==> flow/design.v <==
module values (
    input logic       clk,
    input logic       rst_n,       
    input logic       newframe,   
    input logic [5:0] pixel,       
    input logic [63:0] seed,       
    output logic [7:0] read_data,
    output logic [63:0] debug_grid  
);
    logic [63:0] current_state;
    logic [63:0] next_state;
    logic [31:0] frame_counter;    
    logic update_frame;            
    always_ff @(posedge clk) begin
        if (!rst_n) begin
            current_state <= seed;   
        end else if (newframe) begin
            current_state <= next_state;
        end
    end
    assign debug_grid = current_state;
always_comb begin 
    integer x_offset, y_offset;
    logic [5:0] neighbor_count[64];
    next_state = 64'b0;
    if (newframe) begin
        int neighbor_counter;
        logic [2:0] row;
        logic [2:0] col;
        logic is_alive;
        logic becomes_alive;
        for (int i = 0; i < 64; i++) begin
            neighbor_counter = 0;
            row = i / 8;  
            col = i % 8;   
            for (x_offset = -1; x_offset <= 1; x_offset = x_offset + 1) begin
                for (y_offset = -1; y_offset <= 1; y_offset = y_offset + 1) begin
                    if (!(x_offset == 0 && y_offset == 0)) begin
                        logic [5:0] neighbor_index;
                        logic [2:0] new_row, new_col;
                        if ((row + x_offset >= 0) && (row + x_offset < 8) &&
                            (col + y_offset >= 0) && (col + y_offset < 8)) begin
                            new_row = row + x_offset;
                            new_col = col + y_offset;
                            neighbor_index = new_row * 8 + new_col;
                            if (current_state[neighbor_index]) begin
                                neighbor_counter = neighbor_counter + 1;
                            end
                        end
                        else begin
                            neighbor_index =0;
                            new_row = 0;
                            new_col = 0;
                        end
                    end
                end
            end
            is_alive = current_state[i];
            becomes_alive = (is_alive && (neighbor_counter == 2 || neighbor_counter == 3)) ||
                (!is_alive && (neighbor_counter == 3));
            next_state[i] = becomes_alive;
        end
    end
    else begin
        next_state = current_state;  
        x_offset = 0;
        y_offset = 0;
    end
end
always_comb begin
    if (current_state[pixel]) begin
        read_data = 8'hFF;  
    end else begin
        read_data = 8'h00;  
    end
end
endmodule
module ws2812b(
    input logic clk, 
    input logic rst_n,
    input logic serial_in, 
    input logic transmit, 
    output logic ws2812b_out, 
    output logic shift
);
    localparam IDLE = 1'b0;  
    localparam TRANSMITTING = 1'b1;
    localparam T0_CYCLE_COUNT = 4'd5;
    localparam T1_CYCLE_COUNT = 4'd10;
    localparam MAX_CYCLE_COUNT = 4'd15;
    logic state;
    logic [3:0] cycle_count;
    logic bit_being_sent;
    always_ff @(posedge clk) begin
        if (!rst_n) begin
            state <= IDLE;
            cycle_count <= 4'd0;
            bit_being_sent <= 1'b0;
        end else
        unique case (state)
            IDLE:
                if (transmit == 1'b1) begin
                    state <= TRANSMITTING;  
                    cycle_count <= 4'd0;  
                    bit_being_sent <= serial_in;
                end
            TRANSMITTING:  
                if (transmit == 1'b0) begin
                    state <= IDLE;  
                end
                else if (cycle_count == MAX_CYCLE_COUNT - 1) begin  
                    cycle_count <= 4'd0;
                    bit_being_sent <= serial_in;
                end
                else begin
                    cycle_count <= cycle_count + 1;
                end
        endcase
    end
    always_comb begin
        if (state == TRANSMITTING)
            if (bit_being_sent == 1'b0)  
                ws2812b_out = (cycle_count < T0_CYCLE_COUNT);  
            else
                ws2812b_out = (cycle_count < T1_CYCLE_COUNT);  
        else
            ws2812b_out = 1'b0;  
    end
    assign shift = (state == TRANSMITTING) && (cycle_count == 4'd0);  
endmodule
module controller (
    input logic clk, 
    input logic rst_n,
    output logic load_sreg, 
    output logic transmit_pixel, 
    output logic [5:0] pixel, 
    output logic newframe
);
    localparam TRANSMIT_FRAME       = 1'b0;
    localparam IDLE                 = 1'b1;
    localparam [2:0] READ_CH_VALS   = 3'b001;
    localparam [2:0] LOAD_SREG      = 3'b010;
    localparam [2:0] TRANSMIT_PIXEL = 3'b100;
    localparam [8:0] TRANSMIT_CYCLES    = 9'd360;        
    localparam [19:0] IDLE_CYCLES       = 20'd3600;      
    logic state;
    logic next_state;
    logic [2:0] transmit_phase;
    logic [2:0] next_transmit_phase;
    logic [5:0] pixel_counter;
    logic [5:0] frame_counter;  
    logic [8:0] transmit_counter;
    logic [19:0] idle_counter;
    logic transmit_pixel_done;
    logic idle_done;
    assign transmit_pixel_done = (transmit_counter == TRANSMIT_CYCLES - 1);
    assign idle_done = (idle_counter == IDLE_CYCLES - 1);
    always_ff @(posedge clk) begin
        if (!rst_n) begin
            state <= TRANSMIT_FRAME;
            transmit_phase <= READ_CH_VALS;
        end else begin
            state <= next_state;
            transmit_phase <= next_transmit_phase;
        end
    end
    always_comb begin
        next_state = 1'bx;
        unique case (state)
            TRANSMIT_FRAME:
                if ((pixel_counter == 6'd0) && (transmit_pixel_done))
                    next_state = IDLE;
                else
                    next_state = TRANSMIT_FRAME;
            IDLE:
                if (idle_done)
                    next_state = TRANSMIT_FRAME;
                else
                    next_state = IDLE;
        endcase
    end
    always_comb begin
        next_transmit_phase = READ_CH_VALS;
        if (state == TRANSMIT_FRAME) begin
            case (transmit_phase)
                READ_CH_VALS:
                    next_transmit_phase = LOAD_SREG;
                LOAD_SREG:
                    next_transmit_phase = TRANSMIT_PIXEL;
                TRANSMIT_PIXEL:
                    next_transmit_phase = transmit_pixel_done ? READ_CH_VALS : TRANSMIT_PIXEL;
            endcase
        end
    end
    always_ff @(posedge clk) begin
        if (!rst_n) begin
            pixel_counter <= 6'd63;
        end else if ((state == TRANSMIT_FRAME) && transmit_pixel_done) begin
            pixel_counter <= pixel_counter - 1;
        end
    end
    always_ff @(posedge clk) begin
        if (!rst_n) begin
            newframe <= 1'b0;
            frame_counter <= 6'd0;
        end else if (idle_done) begin
            if (frame_counter == 6'd1) begin
                newframe <= 1'b1;
                frame_counter <= 6'd0;
            end else begin
                newframe <= 1'b0;
                frame_counter <= frame_counter + 6'd1;
            end
        end else begin
            newframe <= 1'b0;
        end
    end
    always_ff @(posedge clk) begin
        if (!rst_n) begin
            transmit_counter <= 9'd0;
        end else if (transmit_phase == TRANSMIT_PIXEL) begin
            transmit_counter <= transmit_counter + 1;
        end
        else begin
            transmit_counter <= 9'd0;
        end
    end
    always_ff @(posedge clk) begin
        if (!rst_n) begin
            idle_counter <= 20'd0;
        end else if (state == IDLE) begin
            idle_counter <= idle_counter + 1;
        end
        else begin
            idle_counter <= 20'd0;
        end
    end
    assign pixel = pixel_counter;
    assign load_sreg = (transmit_phase == LOAD_SREG);
    assign transmit_pixel = (transmit_phase == TRANSMIT_PIXEL);
endmodule
module top(
    input logic     clk, 
    input logic     SW, 
    input logic     BOOT, 
    input logic [63:0] seed,
    output logic    _48b, 
    output logic    _45a
);
    logic [7:0] read_data;
    logic [5:0] pixel;
    logic newframe; 
    logic [23:0] shift_reg;  
    logic load_sreg;
    logic transmit_pixel;
    logic shift; 
    logic ws2812b_out;
    logic [63:0] pixel_control;
    logic [63:0] next_pixel_control;  
    logic [5:0] pixel_index;  
    logic [1:0] flipper;  
    values u1 (
        .clk         (clk), 
        .rst_n       (SW),  
        .newframe    (newframe), 
        .pixel        (pixel),
        .seed        (seed),
        .read_data     (read_data),
        .debug_grid  ()
    );
    ws2812b u4 (  
        .clk            (clk), 
        .rst_n          (SW),
        .serial_in      (shift_reg[23]),  
        .transmit       (transmit_pixel),  
        .ws2812b_out    (ws2812b_out), 
        .shift          (shift)
    );
    controller u5 (
        .clk            (clk), 
        .rst_n          (SW),
        .load_sreg      (load_sreg), 
        .transmit_pixel (transmit_pixel), 
        .pixel          (pixel),  
        .newframe          (newframe)  
    );
    always_ff @(posedge clk) begin
        if (!SW) begin
            flipper = 2'b00;
            shift_reg <= 24'd0;
        end else begin
        if(newframe) begin
            flipper = flipper + 1;
            if (flipper == 2'b11) begin
                flipper = 2'b00;
            end
        end
        if (load_sreg) begin  
            unique case (flipper)
                2'b00:
                    shift_reg <= { read_data, 16'd0 };
                2'b01:
                    shift_reg <= { 8'd0, read_data, 8'd0 };
                2'b10:
                    shift_reg <= { 16'd0, read_data };
                2'b11:  
                    shift_reg <= { 16'd0, read_data };
            endcase
        end
        else if (shift) begin
            shift_reg <= { shift_reg[22:0], 1'b0 }; 
        end
        end
    end
    assign _48b = ws2812b_out;  
    assign _45a = ~ws2812b_out;  
endmodule
Reports on top
Tool output for the design above, in the order of the flow.
Lines are those of the file above, counted from 1.
Operators carry their Yosys type and port widths (W data, S select, Z words).
Cell names lack the library's common part.
Not given: n/a

inputs
  top module = top
  clock = clk
  library = sky130hd
  timing corner = tt_025C_1v80

Word level
Source: Yosys, flattened and elaborated, memories not mapped. Widths are those after wreduce. Registers that Yosys merges into a memory's read port (data or address) are not register bits. Print and check cells do not count. Equal cells are merged and count once.

word-level totals
  register bits = 142
  input bits = 67
  output and inout bits = 2
  word-level cells = 1,732

cells by class
  $add $sub $neg = 365
  $lt $le $gt $ge = 2
  equal/unequal tests = 143
  shifts and indexed selects = 1
  mux-type cells = 870
  bitwise gates (word level) = 4
  reductions and logical operators = 334

operators by type and width
  cell                     number
  $mux W32                 794
  $add A32 B2 Y32 const B  359
  $eq A32 B3 Y1 const B    128
  $logic_and A1 B1 Y1      131
  $logic_or A1 B1 Y1       128
  $mux W64                 2
  $pmux W24 S3             1
  $logic_not A1 Y1         64
  $shiftx A64 B6 Y1        1
  $mux W1                  58
  $mux W24                 2
  $add A20 B1 Y20 const B  1
  $eq A20 B12 Y1 const B   1
  $mux W4                  3
  $add A9 B1 Y9 const B    1
  $eq A9 B9 Y1 const B     1
  $pmux W3 S3              1
  $reduce_and A2 Y1        4
  $pmux W4 S2              1
  $mux W8                  1
  $ne A2 B1 Y1 const B     3
  $eq A2 B2 Y1 const B     3
  $add A6 B1 Y6 const B    1
  $sub A6 B1 Y6 const B    1
  $eq A6 B1 Y1 const B     1
  $logic_not A6 Y1         1
  $mux W6                  1
  $mux W2                  3

Not listed: further kinds 18, cells in them 23.

Logic depth
Longest topological path by Yosys (ltp), each cell counted once; first at word level (registers and memories cut), then after technology mapping (sequential cells cut; the memories' decode and read muxes count).

depth
  depth after elaboration = 29
  ABC_AREA = 0
  depth in mapped cells = 24
  depth with buffers taken out = 23

Synthesis result
The flow's flattened synthesis, as Yosys stat reports it; memories are mapped. The netlist is that of the ABC_AREA named above (0 if unset); the other value can give another one.
Totals and module areas in this step are rounded.

cells by type
  cell type  number
  ha_1       348
  xnor2_1    264
  edfxtp_1   64
  xor2_1     181
  dfxtp_1    78
  nand2_1    408
  nand3_1    163
  nor2_1     215
  o21ai_0    160
  a21oi_1    154
  mux2_2     67
  xnor2_2    41
  inv_1      177
  mux2i_1    62
  a31oi_1    80
  xnor3_1    18
  mux4_2     14
  nor3_1     62

Not listed: further types 81, cells in them 791.

mapped netlist
  cell count = 3,347
  synthesis area = 26,500 um^2
  flip-flops = 142
  buffer cells = 180

By module: a second synthesis without flattening, with its own total; a netlist apart from the flattened one above.

unflattened totals
  cell total of the unflattened synthesis = 3,331
  area total of the unflattened synthesis = 26,800 um^2

Rows give one instance, submodules left out.

modules
  module      times used  cells  area (um^2)
  values      1           2,950  23,200
  controller  1           236    2,090
  top         1           105    1,080
  ws2812b     1           40     349

Worst setup path after synthesis
Path of least setup slack by OpenSTA after synthesis, without wires, with an ideal clock, recovery checks aside; 20% of the period is set as input and as output delay. Where synthesis merged equal registers, the netlist keeps one of their names.

timing after synthesis
  path kind = reg2reg
  start = register u1.current_state[41]
  end = register u1.current_state[49]
  period = 10,000 ps
  library setup time = 149 ps
  launch time at the first pin = 0 ps
  arrival time = 4,670 ps
  data required time = 9,851 ps
  setup slack = 5,181 ps
  delay of the path = 4,819 ps
  driving pins on the path = 24
  buffers on the path = 2
  period reached after synthesis = 4,819 ps

"delay of the path" = arrival - input delay + setup time.
"driving pins on the path" counts driving pins, that of a launching flip-flop among them; a cell with two outputs on the path counts twice.
"period reached after synthesis" = period - worst setup slack (recovery checks aside). The figure is calculated, with input and output delays left at 20% of the set period.
Between the ends stands the longest chain of elaborated cells between them, by number of cells; it is not shown to be the way that was timed. Of several equally long chains one is given.
Each line given opens the expression or statement behind the cell; cells for indexed reads and writes are added by Yosys, which also makes memories of some case tables.

on the way, after synthesis
  cells stage by stage = edfxtp_1 clkbuf_1 inv_1 ha_1 buf_4 xor2_4 ha_1 nand2_1 o31ai_1 ha_1 nand2b_1 nand2_1 inv_1 ha_1 a22o_1 ha_1 mux2i_1 inv_1 ha_1 nand2_1 a221o_1 o31a_1 a2111oi_2 a2bb2oi_1
  cells in the longest elaborated chain = 26

RTL lines, path after synthesis
  element              line  text
  from (decl)          10    logic [63:0] current_state;
  from (assign)        16    current_state <= seed;
  from (assign)        18    current_state <= next_state;
  $mux W32             46    if (current_state[neighbor_index]) begin
  $mux W32             26    if (newframe) begin
  $add A32 B2 Y32      47    neighbor_counter = neighbor_counter + 1;
  $mux W32             46
  $mux W32             26
  $add A32 B2 Y32      47
  $mux W32             46
  [... 12 more ...]    n/a
  $mux W32             26
  $eq A32 B3 Y1        59    becomes_alive = (is_alive && (neighbor_counter == 2 || neighbor_counter == 3)) ||
  $logic_or A1 B1 Y1   59
  $logic_and A1 B1 Y1  59
  $logic_or A1 B1 Y1   59
  $mux W64             17    end else if (newframe) begin
  $mux W64             15    if (!rst_n) begin
  to (assign)          16
  to (assign)          18
  to (decl)            10

Path in the finished layout
From the final timing report of stored run 1: the path of least setup slack in the routed layout; clock arrival at registers is part of the times.
The report prints the path's times to 10 ps; the period is as set.

timing after layout
  path kind = reg2reg
  start = register u1.current_state[2]
  end = register u1.current_state[11]
  period = 6,650 ps
  library setup time = 180 ps
  launch time at the first pin = 490 ps
  arrival time = 5,790 ps
  data required time = 6,960 ps
  setup slack = 1,160 ps
  driving pins on the path = 23
  buffers on the path = 0

Between the ends stands the longest chain of elaborated cells between them, by number of cells; it is not shown to be the way that was timed. Of several equally long chains one is given.

on the way, after layout
  cells stage by stage = edfxtp_1 inv_1 ha_1 xnor2_2 inv_1 ha_1 nand2_1 o31ai_1 ha_1 o21ai_0 inv_1 ha_1 nand2_1 a21boi_1 inv_1 ha_1 nor2_1 a21oi_1 ha_1 nand3b_1 a211oi_1 o22ai_1 o32ai_1
  cells in the longest elaborated chain = 29

RTL lines, path after layout
  element              line  text
  from (decl)          10    logic [63:0] current_state;
  from (assign)        16    current_state <= seed;
  from (assign)        18    current_state <= next_state;
  $mux W1              46    if (current_state[neighbor_index]) begin
  $mux W32             26    if (newframe) begin
  $add A32 B2 Y32      47    neighbor_counter = neighbor_counter + 1;
  $mux W32             46
  $mux W32             26
  $add A32 B2 Y32      47
  $mux W32             46
  [... 15 more ...]    n/a
  $mux W32             26
  $eq A32 B3 Y1        59    becomes_alive = (is_alive && (neighbor_counter == 2 || neighbor_counter == 3)) ||
  $logic_or A1 B1 Y1   59
  $logic_and A1 B1 Y1  59
  $logic_or A1 B1 Y1   59
  $mux W64             17    end else if (newframe) begin
  $mux W64             15    if (!rst_n) begin
  to (assign)          16
  to (assign)          18
  to (decl)            10

Hand-over note for top

Settings and measured results of 4 stored flow runs for module top (sky130hd), not sorted in any way. The constraints put input and output delay at 20% of the set period each and load the outputs with 0.01 pF.
"worst setup path time" is the time allowed to the run's worst setup path (the clock period less input and output delay, where it has them) less its slack. Clock arrival times count: a late capture clock shortens it, a late launch clock lengthens it.
"worst setup path time" is known to 10 ps.
Results are given in rounded form.

Stored run 1
==> flow/run.sh <==
#!/bin/bash
# the make line also repeats the synthesis and layout settings of config.mk as NAME=value (left out here)
make -C /OpenROAD-flow-scripts/flow DESIGN_CONFIG=/design/flow/config.mk WORK_HOME=/design/flow/orfs CLKGATE_MAP_FILE= finish
==> flow/config.mk <==
export PLATFORM = sky130hd
export DESIGN_NAME = top
export DESIGN_NICKNAME = top
export VERILOG_FILES = /design/flow/design.v
export SDC_FILE = /design/flow/constraint.sdc
export NUM_CORES = 4
export LEC_CHECK = 0
export ABC_AREA = 0
export CAP_MARGIN = 0
export CELL_PAD_IN_SITES_DETAIL_PLACEMENT = 0
export CORE_MARGIN = 4
export CORE_UTILIZATION = 15
export GPL_ROUTABILITY_DRIVEN = 1
export PLACE_DENSITY = 0.64
export SETUP_SLACK_MARGIN = -0.24
export SLEW_MARGIN = 20
export TNS_END_PERCENT = 40
==> flow/constraint.sdc <==
create_clock -name core_clock -period 6.65 [get_ports {clk}]
set_input_delay 1.3300 -clock core_clock [delete_from_list [all_inputs] [get_ports {clk}]]
set_output_delay 1.3300 -clock core_clock [all_outputs]
set_load 0.01 [all_outputs]

==> results of stored run 1 <==
chip area after synthesis (Yosys): 26,500 um^2
die area: 183,000 um^2
utilization: 0.173
worst setup slack after layout: 1,160 ps
total negative slack: 0 ps
worst setup path time: 5,490 ps
worst setup path kind: reg2reg

Stored run 2
==> flow/run.sh <==
#!/bin/bash
# the make line also repeats the synthesis and layout settings of config.mk as NAME=value (left out here)
make -C /OpenROAD-flow-scripts/flow DESIGN_CONFIG=/design/flow/config.mk WORK_HOME=/design/flow/orfs CLKGATE_MAP_FILE= finish
==> flow/config.mk <==
export PLATFORM = sky130hd
export DESIGN_NAME = top
export DESIGN_NICKNAME = top
export VERILOG_FILES = /design/flow/design.v
export SDC_FILE = /design/flow/constraint.sdc
export NUM_CORES = 4
export LEC_CHECK = 0
export CAP_MARGIN = 20
export CELL_PAD_IN_SITES_DETAIL_PLACEMENT = 1
export CORE_MARGIN = 10
export CORE_UTILIZATION = 40
export CTS_CLUSTER_DIAMETER = 227
export CTS_CLUSTER_SIZE = 43
export GPL_ROUTABILITY_DRIVEN = 0
export GPL_TIMING_DRIVEN = 0
export HOLD_SLACK_MARGIN = 0.21
export MAX_ROUTING_LAYER = met5
export SETUP_SLACK_MARGIN = -0.32
export SLEW_MARGIN = 20
export TNS_END_PERCENT = 50
==> flow/constraint.sdc <==
create_clock -name core_clock -period 10.0 [get_ports {clk}]
set_input_delay 2.0000 -clock core_clock [delete_from_list [all_inputs] [get_ports {clk}]]
set_output_delay 2.0000 -clock core_clock [all_outputs]
set_load 0.01 [all_outputs]

==> results of stored run 2 <==
chip area after synthesis (Yosys): 26,500 um^2
die area: 76,800 um^2
utilization: 0.44
worst setup slack after layout: 4,060 ps
total negative slack: 0 ps
worst setup path time: 5,940 ps
worst setup path kind: reg2reg

Stored run 3
==> flow/run.sh <==
#!/bin/bash
# the make line also repeats the synthesis and layout settings of config.mk as NAME=value (left out here)
make -C /OpenROAD-flow-scripts/flow DESIGN_CONFIG=/design/flow/config.mk WORK_HOME=/design/flow/orfs CLKGATE_MAP_FILE= finish
==> flow/config.mk <==
export PLATFORM = sky130hd
export DESIGN_NAME = top
export DESIGN_NICKNAME = top
export VERILOG_FILES = /design/flow/design.v
export SDC_FILE = /design/flow/constraint.sdc
export NUM_CORES = 4
export LEC_CHECK = 0
export CAP_MARGIN = 20
export CORE_MARGIN = 2
export CORE_UTILIZATION = 40
export SETUP_SLACK_MARGIN = 0.45
export SLEW_MARGIN = 20
==> flow/constraint.sdc <==
create_clock -name core_clock -period 5.96 [get_ports {clk}]
set_input_delay 1.1920 -clock core_clock [delete_from_list [all_inputs] [get_ports {clk}]]
set_output_delay 1.1920 -clock core_clock [all_outputs]
set_load 0.01 [all_outputs]

==> results of stored run 3 <==
chip area after synthesis (Yosys): 26,500 um^2
die area: 68,200 um^2
utilization: 0.433
worst setup slack after layout: 847 ps
total negative slack: 0 ps
worst setup path time: 5,110 ps
worst setup path kind: reg2reg

Stored run 4
==> flow/run.sh <==
#!/bin/bash
# the make line also repeats the synthesis and layout settings of config.mk as NAME=value (left out here)
make -C /OpenROAD-flow-scripts/flow DESIGN_CONFIG=/design/flow/config.mk WORK_HOME=/design/flow/orfs CLKGATE_MAP_FILE= finish
==> flow/config.mk <==
export PLATFORM = sky130hd
export DESIGN_NAME = top
export DESIGN_NICKNAME = top
export VERILOG_FILES = /design/flow/design.v
export SDC_FILE = /design/flow/constraint.sdc
export NUM_CORES = 4
export LEC_CHECK = 0
export CAP_MARGIN = 20
export CELL_PAD_IN_SITES_DETAIL_PLACEMENT = 1
export CORE_MARGIN = 10
export CORE_UTILIZATION = 40
export CTS_CLUSTER_DIAMETER = 227
export GPL_TIMING_DRIVEN = 0
export SETUP_SLACK_MARGIN = -0.32
export SLEW_MARGIN = 20
==> flow/constraint.sdc <==
create_clock -name core_clock -period 10.0 [get_ports {clk}]
set_input_delay 2.0000 -clock core_clock [delete_from_list [all_inputs] [get_ports {clk}]]
set_output_delay 2.0000 -clock core_clock [all_outputs]
set_load 0.01 [all_outputs]

==> results of stored run 4 <==
chip area after synthesis (Yosys): 26,500 um^2
die area: 76,800 um^2
utilization: 0.44
worst setup slack after layout: 4,060 ps
total negative slack: 0 ps
worst setup path time: 5,940 ps
worst setup path kind: reg2reg

End of note.
